==> flow/design.v <==
`timescale 1ns / 1ps
module catTrap(Clk, Reset, Down_b, hCount, vCount, rgb, bright, Block_col, Block_row);
	input	Clk, Reset, Down_b;
	input [7:0] Block_col, Block_row;
	reg btn_flag;
	integer i, j;
	reg [6:0] state;
	input [9:0] hCount, vCount;
	reg [83:0] board_map;    
	output reg [11:0] rgb;
	input bright;
	reg [1:0] cat_flag;
	reg [2:0] block_col;
  reg [2:0] block_row;
	reg [2:0] cat_col;
	reg [2:0] cat_row;
	localparam
		START =    7'b1000000,
		PLAY =   7'b0100000,
		GAMEOVER =   7'b0010000,
		GAMEWIN =  7'b0001000,
	WHITE = 12'b1111_1111_1111;
	parameter GRAY = 12'b1010_1010_1010;
	parameter BLACK = 12'b0000_0000_0000;
	parameter RED = 12'b1111_0000_0000;
	parameter ORANGE = 12'b1111_1000_0000;
	parameter GREEN = 12'b0000_1111_0000;
	wire [11:0] color [0:3];
	wire inbound;
	wire box00, box01, box02, box03, box04, box05, box06;
	wire box10, box11, box12, box13, box14, box15, box16;
	wire box20, box21, box22, box23, box24, box25, box26;
	wire box30, box31, box32, box33, box34, box35, box36;
	wire box40, box41, box42, box43, box44, box45, box46;
	wire box50, box51, box52, box53, box54, box55, box56;
	assign color[0] = WHITE;
	assign color[1] = GRAY;
	assign color[2] = ORANGE;
	assign color[3] = BLACK;
	always@ (*)
	begin
    	if(~bright )	 
			rgb = BLACK;
		else if (inbound)
		begin
			if(box00)
				rgb = color[board_map[70 +: 2]];
			else if (box01)
				rgb = color[board_map[72 +: 2]];
			else if (box02)
				rgb = color[board_map[74 +: 2]];
			else if (box03)
				rgb = color[board_map[76 +: 2]];
			else if (box04)
				rgb = color[board_map[78 +: 2]];
			else if (box05)
				rgb = color[board_map[80 +: 2]];
			else if (box06)
				rgb = color[board_map[82 +: 2]];
			else if (box10)
				rgb = color[board_map[56 +: 2]];
			else if (box11)
				rgb = color[board_map[58 +: 2]];
			else if (box12)
				rgb = color[board_map[60 +: 2]];
			else if (box13)
				rgb = color[board_map[62 +: 2]];
			else if (box14)
				rgb = color[board_map[64 +: 2]];
			else if (box15)
				rgb = color[board_map[66 +: 2]];
			else if (box16)
				rgb = color[board_map[68 +: 2]];
			else if (box20)
				rgb = color[board_map[42 +: 2]];
			else if (box21)
				rgb = color[board_map[44 +: 2]];
			else if (box22)
				rgb = color[board_map[46 +: 2]];
			else if (box23)
				rgb = color[board_map[48 +: 2]];
			else if (box24)
				rgb = color[board_map[50 +: 2]];
			else if (box25)
				rgb = color[board_map[52 +: 2]];
			else if (box26)
				rgb = color[board_map[54 +: 2]];
			else if (box30)
				rgb = color[board_map[28 +: 2]];
			else if (box31)
				rgb = color[board_map[30 +: 2]];
			else if (box32)
				rgb = color[board_map[32 +: 2]];
			else if (box33)
				rgb = color[board_map[34 +: 2]];
			else if (box34)
				rgb = color[board_map[36 +: 2]];
			else if (box35)
				rgb = color[board_map[38 +: 2]];
			else if (box36)
				rgb = color[board_map[40 +: 2]];
			else if (box40)
				rgb = color[board_map[14 +: 2]];
			else if (box41)
				rgb = color[board_map[16 +: 2]];
			else if (box42)
				rgb = color[board_map[18 +: 2]];
			else if (box43)
				rgb = color[board_map[20 +: 2]];
			else if (box44)
				rgb = color[board_map[22 +: 2]];
			else if (box45)
				rgb = color[board_map[24 +: 2]];
			else if (box46)
				rgb = color[board_map[26 +: 2]];
			else if (box50)
				rgb = color[board_map[0 +: 2]];
			else if (box51)
				rgb = color[board_map[2 +: 2]];
			else if (box52)
				rgb = color[board_map[4 +: 2]];
			else if (box53)
				rgb = color[board_map[6 +: 2]];
			else if (box54)
				rgb = color[board_map[8 +: 2]];
			else if (box55)
				rgb = color[board_map[10 +: 2]];
			else if (box56)
				rgb = color[board_map[12 +: 2]];
			else
				rgb = 12'b0000_0111_1111;
		end
		else
		begin
			if (state == GAMEOVER)
				rgb = RED;
			else if (state == GAMEWIN)
				rgb = GREEN;
			else if (state == START)
			     rgb = ORANGE;
			else
				rgb = 12'b1010_1111_1111;
	     end
	end
	assign inbound = ((hCount >= 190)&&(hCount <= 550)&&(vCount >= 140)&&(vCount <= 450));
	assign box00 = ((hCount >= 200)&&(hCount <= 250)&&(vCount >= 150)&&(vCount <= 200));
	assign box01 = ((hCount >= 250)&&(hCount <= 300)&&(vCount >= 150)&&(vCount <= 200));
	assign box02 = ((hCount >= 300)&&(hCount <= 350)&&(vCount >= 150)&&(vCount <= 200));
	assign box03 = ((hCount >= 350)&&(hCount <= 400)&&(vCount >= 150)&&(vCount <= 200));
	assign box04 = ((hCount >= 400)&&(hCount <= 450)&&(vCount >= 150)&&(vCount <= 200));
	assign box05 = ((hCount >= 450)&&(hCount <= 500)&&(vCount >= 150)&&(vCount <= 200));
	assign box06 = ((hCount >= 500)&&(hCount <= 550)&&(vCount >= 150)&&(vCount <= 200));
	assign box10 = ((hCount >= 200)&&(hCount <= 250)&&(vCount >= 200)&&(vCount <= 250));
	assign box11 = ((hCount >= 250)&&(hCount <= 300)&&(vCount >= 200)&&(vCount <= 250));
	assign box12 = ((hCount >= 300)&&(hCount <= 350)&&(vCount >= 200)&&(vCount <= 250));
	assign box13 = ((hCount >= 350)&&(hCount <= 400)&&(vCount >= 200)&&(vCount <= 250));
	assign box14 = ((hCount >= 400)&&(hCount <= 450)&&(vCount >= 200)&&(vCount <= 250));
	assign box15 = ((hCount >= 450)&&(hCount <= 500)&&(vCount >= 200)&&(vCount <= 250));
	assign box16 = ((hCount >= 500)&&(hCount <= 550)&&(vCount >= 200)&&(vCount <= 250));
	assign box20 = ((hCount >= 200)&&(hCount <= 250)&&(vCount >= 250)&&(vCount <= 300));
	assign box21 = ((hCount >= 250)&&(hCount <= 300)&&(vCount >= 250)&&(vCount <= 300));
	assign box22 = ((hCount >= 300)&&(hCount <= 350)&&(vCount >= 250)&&(vCount <= 300));
	assign box23 = ((hCount >= 350)&&(hCount <= 400)&&(vCount >= 250)&&(vCount <= 300));
	assign box24 = ((hCount >= 400)&&(hCount <= 450)&&(vCount >= 250)&&(vCount <= 300));
	assign box25 = ((hCount >= 450)&&(hCount <= 500)&&(vCount >= 250)&&(vCount <= 300));
	assign box26 = ((hCount >= 500)&&(hCount <= 550)&&(vCount >= 250)&&(vCount <= 300));
	assign box30 = ((hCount >= 200)&&(hCount <= 250)&&(vCount >= 300)&&(vCount <= 350));
	assign box31 = ((hCount >= 250)&&(hCount <= 300)&&(vCount >= 300)&&(vCount <= 350));
	assign box32 = ((hCount >= 300)&&(hCount <= 350)&&(vCount >= 300)&&(vCount <= 350));
	assign box33 = ((hCount >= 350)&&(hCount <= 400)&&(vCount >= 300)&&(vCount <= 350));
	assign box34 = ((hCount >= 400)&&(hCount <= 450)&&(vCount >= 300)&&(vCount <= 350));
	assign box35 = ((hCount >= 450)&&(hCount <= 500)&&(vCount >= 300)&&(vCount <= 350));
	assign box36 = ((hCount >= 500)&&(hCount <= 550)&&(vCount >= 300)&&(vCount <= 350));
	assign box40 = ((hCount >= 200)&&(hCount <= 250)&&(vCount >= 350)&&(vCount <= 400));
	assign box41 = ((hCount >= 250)&&(hCount <= 300)&&(vCount >= 350)&&(vCount <= 400));
	assign box42 = ((hCount >= 300)&&(hCount <= 350)&&(vCount >= 350)&&(vCount <= 400));
	assign box43 = ((hCount >= 350)&&(hCount <= 400)&&(vCount >= 350)&&(vCount <= 400));
	assign box44 = ((hCount >= 400)&&(hCount <= 450)&&(vCount >= 350)&&(vCount <= 400));
	assign box45 = ((hCount >= 450)&&(hCount <= 500)&&(vCount >= 350)&&(vCount <= 400));
	assign box46 = ((hCount >= 500)&&(hCount <= 550)&&(vCount >= 350)&&(vCount <= 400));
	assign box50 = ((hCount >= 200)&&(hCount <= 250)&&(vCount >= 400)&&(vCount <= 450));
	assign box51 = ((hCount >= 250)&&(hCount <= 300)&&(vCount >= 400)&&(vCount <= 450));
	assign box52 = ((hCount >= 300)&&(hCount <= 350)&&(vCount >= 400)&&(vCount <= 450));
	assign box53 = ((hCount >= 350)&&(hCount <= 400)&&(vCount >= 400)&&(vCount <= 450));
	assign box54 = ((hCount >= 400)&&(hCount <= 450)&&(vCount >= 400)&&(vCount <= 450));
	assign box55 = ((hCount >= 450)&&(hCount <= 500)&&(vCount >= 400)&&(vCount <= 450));
	assign box56 = ((hCount >= 500)&&(hCount <= 550)&&(vCount >= 400)&&(vCount <= 450));
	reg [83:0] next_map;
	reg [6:0] next_state;
	reg [2:0] next_cat_col;
	reg [2:0] next_cat_row;
	always @ (*)
	begin
		next_state = state;
		next_cat_col = cat_col;
		next_cat_row = cat_row;
		block_row = 3'b000;
		block_col = 3'b000;
		cat_flag = 1;
		for (i = 0; i < 6; i = i + 1)
			for (j = 0; j < 7; j = j + 1)
				next_map[2*((i)*7+(j)) +: 2] = board_map[2*((i)*7+(j)) +: 2];
			case(state)
				START:
				begin
						if (Down_b)
							begin
								 next_state = PLAY;
							end
				end
				PLAY:
				begin
	        if (Down_b)
	            begin
	            case(Block_row)
	               8'b00000000: block_row = 3'b000;
	               8'b00000001: block_row = 3'b001;
	               8'b00000010: block_row = 3'b010;
	               8'b00000100: block_row = 3'b011;
	               8'b00001000: block_row = 3'b100;
	               8'b00010000: block_row = 3'b101;
	               8'b00100000: block_row = 3'b110;
	               8'b01000000: block_row = 3'b111;
	               default: block_row = 3'b000;
	              endcase
	              case(Block_col)
	               8'b00000000: block_col = 3'b000;
	               8'b00000001: block_col = 3'b001;
	               8'b00000010: block_col = 3'b010;
	               8'b00000100: block_col = 3'b011;
	               8'b00001000: block_col = 3'b100;
	               8'b00010000: block_col = 3'b101;
	               8'b00100000: block_col = 3'b110;
	               8'b01000000: block_col = 3'b111;
	               default: block_col = 3'b000;
	              endcase
                    if ((block_row <= 3'd5)&&(block_col <= 3'd6))
                      next_map[2*((block_row)*7+(block_col)) +: 2] = 3;
                    cat_flag = 1;
                    if ((next_map[2*((next_cat_row+1)*7+(next_cat_col)) +: 2] != 3)&&(cat_flag==1))
                      begin
                        next_map[2*((next_cat_row+1)*7+(next_cat_col)) +: 2] = 2;
                        next_map[2*((next_cat_row)*7+(next_cat_col)) +: 2] = 0;
                        next_cat_row = next_cat_row + 1;
                        cat_flag = 0;
                      end
                    else if ((next_map[2*((next_cat_row)*7+(next_cat_col+1)) +: 2] != 3)&&(cat_flag==1))
                      begin
                        next_map[2*((next_cat_row)*7+(next_cat_col+1)) +: 2] = 2;
                        next_map[2*((next_cat_row)*7+(next_cat_col)) +: 2] = 0;
                        next_cat_col = next_cat_col + 1;
                        cat_flag = 0;
                      end
                    else if ((next_map[2*((next_cat_row-1)*7+(next_cat_col)) +: 2] != 3)&&(cat_flag==1))
                      begin
                        next_map[2*((next_cat_row-1)*7+(next_cat_col)) +: 2] = 2;
                        next_map[2*((next_cat_row)*7+(next_cat_col)) +: 2] = 0;
                        next_cat_row = next_cat_row - 1;
                        cat_flag = 0;
                      end
                    else if ((next_map[2*((next_cat_row)*7+(next_cat_col-1)) +: 2] != 3)&&(cat_flag==1))
                      begin
                        next_map[2*((next_cat_row)*7+(next_cat_col-1)) +: 2] = 2;
                        next_map[2*((next_cat_row)*7+(next_cat_col)) +: 2] = 0;
                        next_cat_col = next_cat_col - 1;
                        cat_flag = 0;
                      end
                    else
                      next_state = GAMEWIN;
	            end
								 if ((next_cat_row > 4)||(next_cat_col > 5)||(next_cat_col < 1)||(next_cat_row < 1))
									 next_state = GAMEOVER;
	           end
				GAMEOVER:
				begin
	      end
				GAMEWIN:
				begin
	      end
				default: ;
		  endcase
	end
	always @ (posedge Clk, posedge Reset)
	begin
		if(Reset)
		begin
			state <= START;
			cat_col <= 3'd3;
			cat_row <= 3'd3;
			for (i = 0; i < 6; i = i + 1)
				for (j = 0; j < 7; j = j + 1)
					board_map[2*((i)*7+(j)) +: 2] <= ((i + j) % 2 == 1) ? 2'd1 : 2'd0;
			board_map[48 +: 2] <= 2;  
		end
		else
		begin
			state <= next_state;
			cat_col <= next_cat_col;
			cat_row <= next_cat_row;
			for (i = 0; i < 6; i = i + 1)
				for (j = 0; j < 7; j = j + 1)
					board_map[2*((i)*7+(j)) +: 2] <= next_map[2*((i)*7+(j)) +: 2];
	   end 
    end
endmodule
Step by step through the tools: catTrap
What the tools print for catTrap, step after step. Lines are those of the file above, counted from 1. Library cell names are shortened. A cell with -- has no value.

Top: catTrap. Clock port: Clk. Standard-cell library: sky130hd. Corner: tt_025C_1v80.

Word-level counts
Source: Yosys, flattened and elaborated, memories not mapped. Widths are those after wreduce. Registers that Yosys merges into a memory's read port (data or address) are not register bits. Print and check cells do not count. Equal cells are merged and count once.

Under $add $sub $neg stands 10. For multipliers the number is 4. For $lt $le $gt $ge the number is 34. The entry for eq/ne operators reads 400. The entry for shifts and indexed selects reads 4. Multiplexer cells: 499. The figure for reduce/logical cells is 149.

Operators with widths (number): parallel mux 12 bit (select 4 bit) (42); == test 31 x 5 -> 1 bit (second input constant) (64); == test 31 x 6 -> 1 bit (second input constant) (40); == test 31 x 4 -> 1 bit (second input constant) (32); two-way mux 2 bit (378); two-way mux 84 bit (7); two-way mux 12 bit (46); == test 31 x 3 -> 1 bit (second input constant) (16); indexed select 84 x 32 -> 2 bit (4); == test 31 x 2 -> 1 bit (second input constant) (8); == test 7 x 5 -> 1 bit (second input constant) (33); logical NOT 32 bit (6); == test 2 bit (second input constant) (84); == test 7 x 6 -> 1 bit (second input constant) (21); == test 31 x 1 -> 1 bit (second input constant) (4); == test 7 x 4 -> 1 bit (second input constant) (17); multiplier 32 x 3 -> 31 bit (second input constant) (1); logical AND 1 bit (95); less-or-equal comparator 10 x 9 -> 1 bit (second input constant) (9); == test 2 x 1 -> 1 bit (second input constant) (42); logical NOT 2 bit (42); greater-or-equal comparator 10 x 9 -> 1 bit (second input constant) (8); greater-or-equal comparator 10 x 8 -> 1 bit (second input constant) (7); adder 31 x 3 -> 31 bit (2); adder 31 bit (2); == test 7 x 3 -> 1 bit (second input constant) (8); two-way mux 7 bit (7); two-way mux 3 bit (15).

Not listed: further kinds 29, cells in them 60.

For flip-flop bits (word level) the number is 97. The entry for bits of input ports reads 40. Under output and inout port bits stands 12. The figure for elaborated cells is 1104.

Depth
Depth = most cells in a row (Yosys ltp): at word level without a register or memory, in the mapped netlist without a sequential cell, where the memories' decode and read muxes count.

For depth in word-level cells the number is 48. For ABC_AREA the number is 0. Under gate-level depth with buffers stands 30. The figure for mapped depth without buffers is 26.

After synthesis
Yosys stat after the flow's synthesis: flattened, memories mapped to cells. It holds for the ABC_AREA given above (unset counts as 0); a run with the other value may have another netlist.

The entry for standard cells after synthesis reads 2524. Chip area (Yosys): 16608.4 um^2. Under sequential area stands 2386.0 um^2. For flip-flops the number is 94. Under buffer cells stands 188.

Cells by type: dfrtp_1 (number 67, total area 1.68E+03 um^2); a21oi_1 (number 309, total area 1.55E+03 um^2); nand2_1 (number 340, total area 1.28E+03 um^2); o21ai_0 (number 199, total area 995.955 um^2); nor2_1 (number 254, total area 953.414 um^2); ha_1 (number 70, total area 875.84 um^2); dfstp_2 (number 27, total area 709.43 um^2); nand3_1 (number 116, total area 580.557 um^2); a31oi_1 (number 81, total area 506.736 um^2); nor3_1 (number 95, total area 475.456 um^2); clkbuf_1 (number 120, total area 450.432 um^2); a211oi_1 (number 46, total area 345.331 um^2); fa_1 (number 17, total area 340.326 um^2); o211ai_1 (number 45, total area 337.824 um^2); xnor2_1 (number 31, total area 271.51 um^2); a21o_1 (number 29, total area 217.709 um^2); inv_1 (number 58, total area 217.709 um^2); xor2_1 (number 24, total area 210.202 um^2).

Not listed: further types 90, cells in them 596.

Worst setup path after synthesis
OpenSTA on the mapped netlist: ideal clock, no wires. The path of least setup slack (recovery checks aside). Input and output delay are each 20% of the period. Register names are those of the netlist, which keeps one name where synthesis merged equal registers.

Path kind: in2reg. Start point: input port Block_row[6]. End point: register board_map[71]. The entry for period reads 10.0 ns. The figure for external input delay is 2.000 ns. Setup time: 0.130 ns. The entry for launch time at the first pin reads 2.000 ns. For arrival time the number is 8.222 ns. Under required time stands 9.870 ns. For setup slack the number is 1.648 ns. The figure for delay of the path is 6.352 ns. Under stages on the path stands 25. For buffers on the path the number is 5. The figure for period reached after synthesis is 8.352 ns.

"delay of the path" = arrival - input delay + setup time. "stages on the path": output pins that drive a net of the path, with the launching flip-flop's if there is one; two outputs of one cell count as two. "period reached after synthesis" is the clock period less the worst setup slack; recovery checks do not enter. This is arithmetic on one report: input and output delays are still those of the set period (20% each). The rows between start and end are the longest chain of elaborated cells between them; the timing report does not say that the signal goes this way. Where chains are equally long, one stands for them. Each line given opens the expression or statement behind the cell; cells for indexed reads and writes are added by Yosys, which also makes memories of some case tables.

Cell sequence: buf_2 nor4b_1 a211oi_2 nor4_1 inv_1 fa_1 fa_1 fa_1 nand2b_1 o2bb2ai_1 xor2_1 buf_2 nand3_2 o31ai_1 mux2i_1 o2111a_1 o41ai_1 and3_1 buf_2 nand2_1 buf_2 clkbuf_1 a211o_1 a31oi_1 o21ai_1. The figure for length of the longest elaborated chain is 17. The figure for elaborated cells between the ends (all ways) is 121. The figure for RTL lines with such cells is 17. Those cells by class: 1 x add/sub; 1 x mul; 1 x compare; 52 x eq/ne; 4 x shift; 60 x mux; 2 x reduce/logical.

RTL lines, path after synthesis: start: declaration (line 4) `input [7:0] Block_col, Block_row;`; == test 8 x 7 -> 1 bit (line 215) `case(Block_row)`; parallel mux 3 bit (select 7 bit) (line 215); two-way mux 3 bit (line 213) `if (Down_b)`; two-way mux 3 bit (line 203) `case(state)`; multiplier 3 x 3 -> 6 bit (line 238) `next_map[2*((block_row)*7+(block_col)) +: 2] = 3;`; adder 6 x 3 -> 7 bit (line 238); logical NOT 32 bit (line 238); [3 not listed]; two-way mux 84 bit (line 203); indexed select 84 x 32 -> 2 bit (line 261) `else if ((next_map[2*((next_cat_row)*7+(next_cat_col-1)) +: 2] != 3)&&(cat_flag==1))`; != test 2 bit (line 261); two-way mux 84 bit (line 261); two-way mux 84 bit (line 254) `else if ((next_map[2*((next_cat_row-1)*7+(next_cat_col)) +: 2] != 3)&&(cat_flag==1))`; two-way mux 84 bit (line 247) `else if ((next_map[2*((next_cat_row)*7+(next_cat_col+1)) +: 2] != 3)&&(cat_flag==1))`; two-way mux 84 bit (line 240) `if ((next_map[2*((next_cat_row+1)*7+(next_cat_col)) +: 2] != 3)&&(cat_flag==1))`; end: assignment (line 292) `board_map[2*((i)*7+(j)) +: 2] <= ((i + j) % 2 == 1) ? 2'd1 : 2'd0;`; end: assignment (line 302) `board_map[2*((i)*7+(j)) +: 2] <= next_map[2*((i)*7+(j)) +: 2];`; end: declaration (line 9) `reg [83:0] board_map;`.

Timing after layout
From the final timing report of flow run C: the path of least setup slack in the routed layout; clock arrival at registers is part of the times.

Path kind: in2reg. Start point: input port Block_row[4]. End point: register board_map[83]. The entry for period reads 9.63 ns. The figure for external input delay is 1.93 ns. Setup time: 0.08 ns. The entry for launch time at the first pin reads 1.93 ns. For arrival time the number is 9.71 ns. Under required time stands 9.95 ns. For setup slack the number is 0.23 ns. Under stages on the path stands 25. For buffers on the path the number is 4.

The rows between start and end are the longest chain of elaborated cells between them; the timing report does not say that the signal goes this way. Where chains are equally long, one stands for them.

Cell sequence: clkdlybuf4s50_1 nor4b_1 a211oi_2 nor4_1 inv_1 fa_1 fa_1 inv_1 ha_1 a21o_1 a21oi_2 xnor2_1 buf_4 nand3_2 nor3_2 o22ai_1 o2111a_1 o41ai_1 buf_4 nand3_1 buf_12 a31oi_1 o21ai_0 a221o_1 a31oi_1. The figure for length of the longest elaborated chain is 17. The figure for elaborated cells between the ends (all ways) is 121. The figure for RTL lines with such cells is 17. Those cells by class: 1 x add/sub; 1 x mul; 1 x compare; 52 x eq/ne; 4 x shift; 60 x mux; 2 x reduce/logical.

RTL lines, path post-layout: start: declaration (line 4) `input [7:0] Block_col, Block_row;`; == test 8 x 7 -> 1 bit (line 215) `case(Block_row)`; parallel mux 3 bit (select 7 bit) (line 215); two-way mux 3 bit (line 213) `if (Down_b)`; two-way mux 3 bit (line 203) `case(state)`; multiplier 3 x 3 -> 6 bit (line 238) `next_map[2*((block_row)*7+(block_col)) +: 2] = 3;`; adder 6 x 3 -> 7 bit (line 238); logical NOT 32 bit (line 238); [3 not listed]; two-way mux 84 bit (line 203); indexed select 84 x 32 -> 2 bit (line 261) `else if ((next_map[2*((next_cat_row)*7+(next_cat_col-1)) +: 2] != 3)&&(cat_flag==1))`; != test 2 bit (line 261); two-way mux 84 bit (line 261); two-way mux 84 bit (line 254) `else if ((next_map[2*((next_cat_row-1)*7+(next_cat_col)) +: 2] != 3)&&(cat_flag==1))`; two-way mux 84 bit (line 247) `else if ((next_map[2*((next_cat_row)*7+(next_cat_col+1)) +: 2] != 3)&&(cat_flag==1))`; two-way mux 84 bit (line 240) `if ((next_map[2*((next_cat_row+1)*7+(next_cat_col)) +: 2] != 3)&&(cat_flag==1))`; end: assignment (line 292) `board_map[2*((i)*7+(j)) +: 2] <= ((i + j) % 2 == 1) ? 2'd1 : 2'd0;`; end: assignment (line 302) `board_map[2*((i)*7+(j)) +: 2] <= next_map[2*((i)*7+(j)) +: 2];`; end: declaration (line 9) `reg [83:0] board_map;`.

==> results <==
Flow measurements of catTrap on sky130hd: 3 stored runs with different settings, listed in no order. Input and output delays are each 20% of the period that was set; the output load is 0.01 pF. "reached clock period" means the clock period less the worst setup slack. The figure is calculated, with input and output delays left at 20% of the set period. "time used up by the worst setup path": the worst setup path's part of the clock period (all of it between registers, 20% less for each end at a port) less its slack. A launch clock that arrives late makes it longer, a capture clock that arrives late makes it shorter. "total power of the final layout" rests on the timing tool's default activity at the inputs, not on a simulated workload.

Flow run A has these settings: ABC_AREA 1; CAP_MARGIN 0; CELL_PAD_IN_SITES_GLOBAL_PLACEMENT 0; CORE_ASPECT_RATIO 0.64; CORE_MARGIN 5; CORE_UTILIZATION 65; CTS_CLUSTER_SIZE 98; GPL_ROUTABILITY_DRIVEN 0; MAX_ROUTING_LAYER met4; MIN_ROUTING_LAYER met2; SETUP_SLACK_MARGIN 1.14; TNS_END_PERCENT 85; period_ns 10.2; SLEW_MARGIN 20. Outcome: did not finish, routing stopped with GRT-0116.

Flow run B has these settings: CAP_MARGIN 40; CELL_PAD_IN_SITES_DETAIL_PLACEMENT 0; CORE_ASPECT_RATIO 0.7; CORE_UTILIZATION 21; CTS_CLUSTER_DIAMETER 67; CTS_CLUSTER_SIZE 37; MIN_ROUTING_LAYER met2; PLACE_DENSITY_LB_ADDON 0.04; SETUP_SLACK_MARGIN 0.81; period_ns 6.2; CORE_MARGIN 2; SLEW_MARGIN 20. Outcome: did not finish, routing stopped with GRT-0116.

Flow run C has these settings: CORE_UTILIZATION 28; period_ns 9.63; CAP_MARGIN 20; CORE_MARGIN 2; SLEW_MARGIN 20. The overall die area comes to 61281.0 um^2. The standard-cell area after routing comes to 18813.0 um^2. The measured reached clock period is 9.397 ns. The measured worst hold slack after layout is 0.552 ns. For the post-layout utilization the run shows 0.32. The time used up by the worst setup path stands at 7.47 ns. Kind of the worst setup path: in2reg. The synthesized cell area is 16608.4 um^2. For the total power of the final layout the run shows 1.530 mW. The measured setup slack of the critical path is 0.233 ns. The final setup TNS stands at 0.000 ns.
